==> flow/design.v <==
module matvec_mul #(
    parameter R=8, C=8, W_X=8, W_K=8,
    localparam DEPTH = $clog2(C),
               W_M = W_X + W_K,
               W_Y = W_M + DEPTH
  )(  
    input  logic clk, cen,
    input  logic signed [R-1:0][C-1:0][W_K-1:0] k,
    input  logic signed        [C-1:0][W_X-1:0] x, 
    output logic signed        [R-1:0][W_Y-1:0] y
  );
  localparam C_PAD = 2**$clog2(C);
  logic signed [W_Y-1:0] tree [R][DEPTH+1][C_PAD];  
  logic signed [C_PAD-1:0][W_X-1:0] x_pad;
  logic signed [R-1:0][C_PAD-1:0][W_K-1:0] k_pad;      
  always_comb begin
    x_pad = '0;
    k_pad = '0;
    for (int i = 0; i < C; i++) begin
      x_pad[i] = x[i];
    end
    for (int i = 0; i < R; i++) begin
      for (int j = 0; j < C; j++) begin
        k_pad[i][j] = k[i][j];
      end
    end
  end
  genvar r, c, d, a;
  for (r=0; r<R; r=r+1) begin
    for (c=0; c<C_PAD; c=c+1)
      always_ff @(posedge clk)   
        if (cen) tree[r][0][c] <= $signed(k_pad[r][c]) * $signed(x_pad[c]);
    for (d=0; d<DEPTH; d=d+1)
      for (a=0; a<C_PAD/2**(d+1); a=a+1)
        always_ff @(posedge clk)   
          if (cen) tree[r][d+1][a] <= tree[r][d][2*a] + tree[r][d][2*a+1];
    assign y[r] = tree[r][DEPTH][0];
  end
endmodule
module axis_matvec_mul #(
    parameter R=8, C=8, W_X=4, W_K=3,
    localparam W_Y = W_X + W_K + $clog2(C)
)(
    input  logic clk, rstn,
    output logic s_axis_kx_tready,
    input  logic s_axis_kx_tvalid,
    input  logic [R*C*W_K + C*W_X -1:0] s_axis_kx_tdata,
    input  logic m_axis_y_tready,
    output logic m_axis_y_tvalid,
    output logic [R*W_Y-1:0] m_axis_y_tdata
);
    typedef enum logic [2:0] {
        IDLE,
        LOAD_DATA,
        COMPUTING,
        RESULT_READY
    } state_t;
    state_t state, next_state;
    logic [R-1:0][C-1:0][W_K-1:0] k_reg;
    logic [C-1:0][W_X-1:0] x_reg;
    logic [R*W_Y-1:0] y_reg;
    logic computing;
    logic [$clog2(C+2)-1:0] compute_counter;
    always_ff @(posedge clk or negedge rstn) begin
        if (!rstn) begin
            state <= IDLE;
        end else begin
            state <= next_state;
        end
    end
    matvec_mul #(
        .R(R), .C(C), .W_X(W_X), .W_K(W_K)
    ) MATVEC (
        .clk(clk),
        .cen(computing),
        .k(k_reg),
        .x(x_reg),
        .y(y_reg)
    );
    always_comb begin
        next_state = state;
        case (state)
            IDLE: 
                if (s_axis_kx_tvalid && s_axis_kx_tready)
                    next_state = LOAD_DATA;
            LOAD_DATA:
                next_state = COMPUTING;
            COMPUTING: 
                if (compute_counter == C+1)
                    next_state = RESULT_READY;
            RESULT_READY:
                if (m_axis_y_tready)
                    next_state = IDLE;
        endcase
    end
    always_ff @(posedge clk or negedge rstn) begin
        if (!rstn) begin
            k_reg <= '0;
            x_reg <= '0;
            computing <= 1'b0;
            compute_counter <= '0;
            m_axis_y_tvalid <= 1'b0;
            m_axis_y_tdata <= '0;
        end else begin
            case (state)
                IDLE: begin
                    compute_counter <= '0;
                    computing <= 1'b0;
                    if (s_axis_kx_tvalid && s_axis_kx_tready) begin
                        for (int r = 0; r < R; r++) begin
                            for (int c = 0; c < C; c++) begin
                                k_reg[r][c] <= s_axis_kx_tdata[(r*C + c)*W_K +: W_K];
                            end
                        end
                        for (int c = 0; c < C; c++) begin
                            x_reg[c] <= s_axis_kx_tdata[R*C*W_K + c*W_X +: W_X];
                        end
                    end
                end
                LOAD_DATA: begin
                    computing <= 1'b1;
                end
                COMPUTING: begin
                    compute_counter <= compute_counter + 1;
                    if (compute_counter == C+1) begin
                        m_axis_y_tdata <= y_reg;
                        m_axis_y_tvalid <= 1'b1;
                        computing <= 1'b0;
                    end
                end
                RESULT_READY: begin
                    if (m_axis_y_tready) begin
                        m_axis_y_tvalid <= 1'b0;
                    end
                end
            endcase
        end
    end
    assign s_axis_kx_tready = (state == IDLE);
endmodule
# == Reports on axis_matvec_mul ==
# Each step is given for the RTL above and for the edited RTL.
# "before" refers to lines of the RTL above, "after" to lines of the edited file.
# "change": "after" minus "before" as printed here.
# Operators: Yosys type, input widths -> output width; for muxes data width and select width s.
# The mark - stands for no value.
# inputs
design,axis_matvec_mul
clock_port,clk
library,sky130hd
pvt_corner,tt_025C_1v80

# == Edit of the RTL ==
# Unified diff, file above to edited file.
# A script made this edit. It changes what the design does and was not meant as an optimisation.
# begin of diff
@@ -11,5 +11,5 @@
   );
   localparam C_PAD = 2**$clog2(C);
-  logic signed [W_Y-1:0] tree [R][DEPTH+1][C_PAD];  
+  logic signed [W_Y-2:0] tree [R][DEPTH+1][C_PAD];  
   logic signed [C_PAD-1:0][W_X-1:0] x_pad;
   logic signed [R-1:0][C_PAD-1:0][W_K-1:0] k_pad;      
# end of diff

# == Word-level counts ==
# Counts by Yosys on the flattened word-level netlist (proc, flatten, opt, wreduce). Print and check cells are left out. Cells with the same type and inputs are merged into one.
# bits
element,before,after,change
register_bits,1513,1392,-121
inputBits,228,228,0
output_inout_bits,82,82,0
wordCells,346,346,0
# op_classes
element,before,after,change
add_sub_neg,57,57,0
n_mul,64,64,0
eq_ne,7,7,0
mux,10,10,0
reduce_and_logical,11,11,0
# ops
operator,before,after,change
$add 10x10->10,56,0,-56
$add 9x9->9,0,56,56
# Operator kinds equal on both sides are left out: 20.

# == Depth ==
# Yosys ltp: most cells in a row. Word level: on the elaborated netlist, between registers, memories and ports. Mapped: between sequential cells and ports; inverters and the memories' decode and read muxes count.
# depth
element,before,after,change
depth_word,4,4,0
ABC_AREA,0,0,-
ltp_mapped,11,11,0
mapped_depth_nobuf,9,9,0

# == Synthesis result ==
# Source: synth_stat.txt of the flow (Yosys; design flattened, memories mapped). It holds for the ABC_AREA given above (unset counts as 0); a run with the other value may have another netlist.
# mapped
element,before,after,change
stdcells,6836,6500,-336
synth_area_um2,82781.9,79983.0,-2798.9
seq_area_um2,38127.8,36246.0,-1881.8
ff_cells,1322,1258,-64
n_buf,153,165,12
# types
cell,before,after,change
sky130_fd_sc_hd__inv_1,656,470,-186
sky130_fd_sc_hd__a21oi_1,323,484,161
sky130_fd_sc_hd__nor2_1,323,168,-155
sky130_fd_sc_hd__xnor2_1,475,365,-110
sky130_fd_sc_hd__o21ai_0,166,93,-73
sky130_fd_sc_hd__nor2b_1,161,92,-69
sky130_fd_sc_hd__mux2_4,0,69,69
sky130_fd_sc_hd__nand2_1,346,414,68
sky130_fd_sc_hd__mux2_2,296,238,-58
sky130_fd_sc_hd__edfxtp_1,1008,952,-56
sky130_fd_sc_hd__o41ai_1,47,0,-47
sky130_fd_sc_hd__xor2_1,156,197,41
sky130_fd_sc_hd__o2111ai_1,41,0,-41
sky130_fd_sc_hd__nand3_1,104,71,-33
sky130_fd_sc_hd__o211ai_1,3,34,31
sky130_fd_sc_hd__nand4_1,0,30,30
sky130_fd_sc_hd__ha_1,971,944,-27
sky130_fd_sc_hd__o21a_1,48,22,-26
# Cell types equal on both sides are left out: 4.
# The list need not be complete.
# By module: a second synthesis without flattening, with its own total; a netlist apart from the flattened one above.
# unflattened
element,before,after,change
hier_cells,6853,6443,-410
hier_area_um2,83358.7,80534.7,-2824.0
# Each row is one instance without its submodules.
# by_module_before
mod,instances,n_cells,mod_area_um2,mod_seq_area_um2
matvec_mul,1,6168,71277.1,30269.0
axis_matvec_mul,1,685,12081.6,7858.8
# by_module_after
mod,instances,n_cells,mod_area_um2,mod_seq_area_um2
matvec_mul,1,5758,68453.2,28587.4
axis_matvec_mul,1,685,12081.6,7858.8

# == Worst setup path after synthesis ==
# Source: OpenSTA report_checks on the synthesized netlist (no wires, ideal clock, input and output delay 20% of the period each), path of least setup slack; recovery checks are left aside. Register names are those of the netlist, which keeps one name where synthesis merged equal registers.
# synth_path
element,before,after,change
kind,register to register,register to register,-
start,register (name not given),register (name not given),-
end,register computing,register computing,-
clock_period_ps,8000,8000,0
setup_time_ps,177,175,-2
t_first_pin_ps,0,0,0
arrival_ps,22421,21212,-1209
t_required_ps,7823,7825,2
setup_slack_ps,-14598,-13387,1211
delay_ps,22598,21387,-1211
stages,3,3,0
path_buffers,0,0,0
period_less_setup_slack_ps,22598,21387,-1211
# "delay_ps" is the arrival time less input delay plus setup time.
# "stages": output pins that drive a net of the path, with the launching flip-flop's if there is one; two outputs of one cell count as two.
# "period_less_setup_slack_ps" = period - worst setup slack (recovery checks aside). The figure is calculated, with input and output delays left at 20% of the set period.
# A register here has more assigning lines than the two given.
# synth_via_before
path_cell_list,sky130_fd_sc_hd__dfrtp_1 -> sky130_fd_sc_hd__a21oi_1 -> sky130_fd_sc_hd__o221ai_1
# synth_rtl_before
element,line_no,text
"end, assigned",100,computing <= 1'b0;
"end, assigned",108,computing <= 1'b0;
"end, declared",62,logic computing;
# before: Chain of elaborated cells between the ends: none given.
# synth_via_after
path_cell_list,sky130_fd_sc_hd__dfrtp_1 -> sky130_fd_sc_hd__a21oi_1 -> sky130_fd_sc_hd__o221ai_1
# synth_rtl_after
element,line_no,text
"end, assigned",100,computing <= 1'b0;
"end, assigned",108,computing <= 1'b0;
"end, declared",62,logic computing;
# after: Chain of elaborated cells between the ends: none given.

# == Path in the finished layout ==
# Path of least setup slack in the final report of the runs of pair A (OpenROAD, finished layout, wires in). Where an end is a register, its clock arrival counts in the times.
# The path's times are printed in steps of 10 ps; the period is the one set.
# layout_path
element,before,after,change
kind,register to register,register to register,-
start,register x_reg,register x_reg,-
end,register MATVEC.tree,register MATVEC.tree,-
clock_period_ps,3670,3670,0
setup_time_ps,250,240,-10
t_first_pin_ps,790,790,0
arrival_ps,3710,3670,-40
t_required_ps,4220,4210,-10
setup_slack_ps,510,530,20
stages,10,8,-2
path_buffers,1,0,-1
# Where an end lacks its bit number, it is one bit of the signal, or one of the new flip-flops if synthesis recoded a state register.
# The rows between start and end are the longest chain of elaborated cells between them; the timing report does not say that the signal goes this way. Where chains are equally long, one stands for them.
# Each line given opens the expression or statement behind the cell; cells for indexed reads and writes are added by Yosys, which also makes memories of some case tables.
# layout_via_before
path_cell_list,sky130_fd_sc_hd__dfrtp_1 -> sky130_fd_sc_hd__buf_4 -> sky130_fd_sc_hd__nand2_1 -> sky130_fd_sc_hd__fa_1 -> sky130_fd_sc_hd__inv_1 -> sky130_fd_sc_hd__fa_1 -> sky130_fd_sc_hd__ha_1 -> sky130_fd_sc_hd__a21o_1 -> sky130_fd_sc_hd__a21oi_1 -> sky130_fd_sc_hd__xnor2_1
elab_chain_cells,1
cells_between,1
lines_between,1
classes_between,mul: 1
# layout_rtl_before
element,line_no,text
"start, declared",60,logic [C-1:0][W_X-1:0] x_reg;
"start, assigned",99,x_reg <= '0;
"start, assigned",116,x_reg[c] <= s_axis_kx_tdata[R*C*W_K + c*W_X +: W_X];
$mul 3x4->7,32,if (cen) tree[r][0][c] <= $signed(k_pad[r][c]) * $signed(x_pad[c]);
"end, assigned",32,
"end, declared",13,logic signed [W_Y-1:0] tree [R][DEPTH+1][C_PAD];
# layout_via_after
path_cell_list,sky130_fd_sc_hd__dfrtp_1 -> sky130_fd_sc_hd__nand2b_1 -> sky130_fd_sc_hd__fa_1 -> sky130_fd_sc_hd__inv_1 -> sky130_fd_sc_hd__fa_1 -> sky130_fd_sc_hd__ha_1 -> sky130_fd_sc_hd__fa_1 -> sky130_fd_sc_hd__xor2_1
elab_chain_cells,1
cells_between,1
lines_between,1
classes_between,mul: 1
# layout_rtl_after
element,line_no,text
"start, declared",60,logic [C-1:0][W_X-1:0] x_reg;
"start, assigned",99,x_reg <= '0;
"start, assigned",116,x_reg[c] <= s_axis_kx_tdata[R*C*W_K + c*W_X +: W_X];
$mul 3x4->7,32,if (cen) tree[r][0][c] <= $signed(k_pad[r][c]) * $signed(x_pad[c]);
"end, assigned",32,
"end, declared",13,logic signed [W_Y-2:0] tree [R][DEPTH+1][C_PAD];

# == Measured runs ==
# Runs of the flow (Yosys, OpenROAD) on both versions; the two runs of a pair have the same settings. The constraints put input and output delay at 20% of the set period each and load the outputs with 0.01 pF.
# flow_settings_pair_A
CORE_UTILIZATION,40
period_ns,3.67
CAP_MARGIN,20
CORE_MARGIN,2
SLEW_MARGIN,20
# results_pair_A
element,before,after,change
ys_area_um2,82781.9,79983.0,-2798.9
final_die_area_um2,210608.0,203550.0,-7058.0
stdcell_area_um2,95325.2,91615.4,-3709.8
finish.utilization_frac,0.465,0.46,-0.005
ws_setup_ps,508,532,24
total_negative_slack_ps,0,0,0
holdWs_ps,458,470,12
period_less_ws_ps,3162,3138,-24
# flow_settings_pair_B
CAP_MARGIN,0
CELL_PAD_IN_SITES_GLOBAL_PLACEMENT,3
CORE_MARGIN,4
CORE_UTILIZATION,28
CTS_CLUSTER_DIAMETER,373
MIN_ROUTING_LAYER,met1
PLACE_DENSITY_LB_ADDON,0.12
SETUP_SLACK_MARGIN,-0.09
SLEW_MARGIN,30
TNS_END_PERCENT,100
period_ns,5.37
# results_pair_B
element,before,after,change
ys_area_um2,82781.9,79983.0,-2798.9
final_die_area_um2,304412.0,294268.0,-10144.0
stdcell_area_um2,96951.7,93453.4,-3498.3
finish.utilization_frac,0.33,0.33,0.00
ws_setup_ps,2026,2071,45
total_negative_slack_ps,0,0,0
period_less_ws_ps,3344,3299,-45
# "period_less_ws_ps": clock period set for the run, less the worst setup slack. It is reckoned from that one timing run; input and output delays stay at 20% of the period that was set.
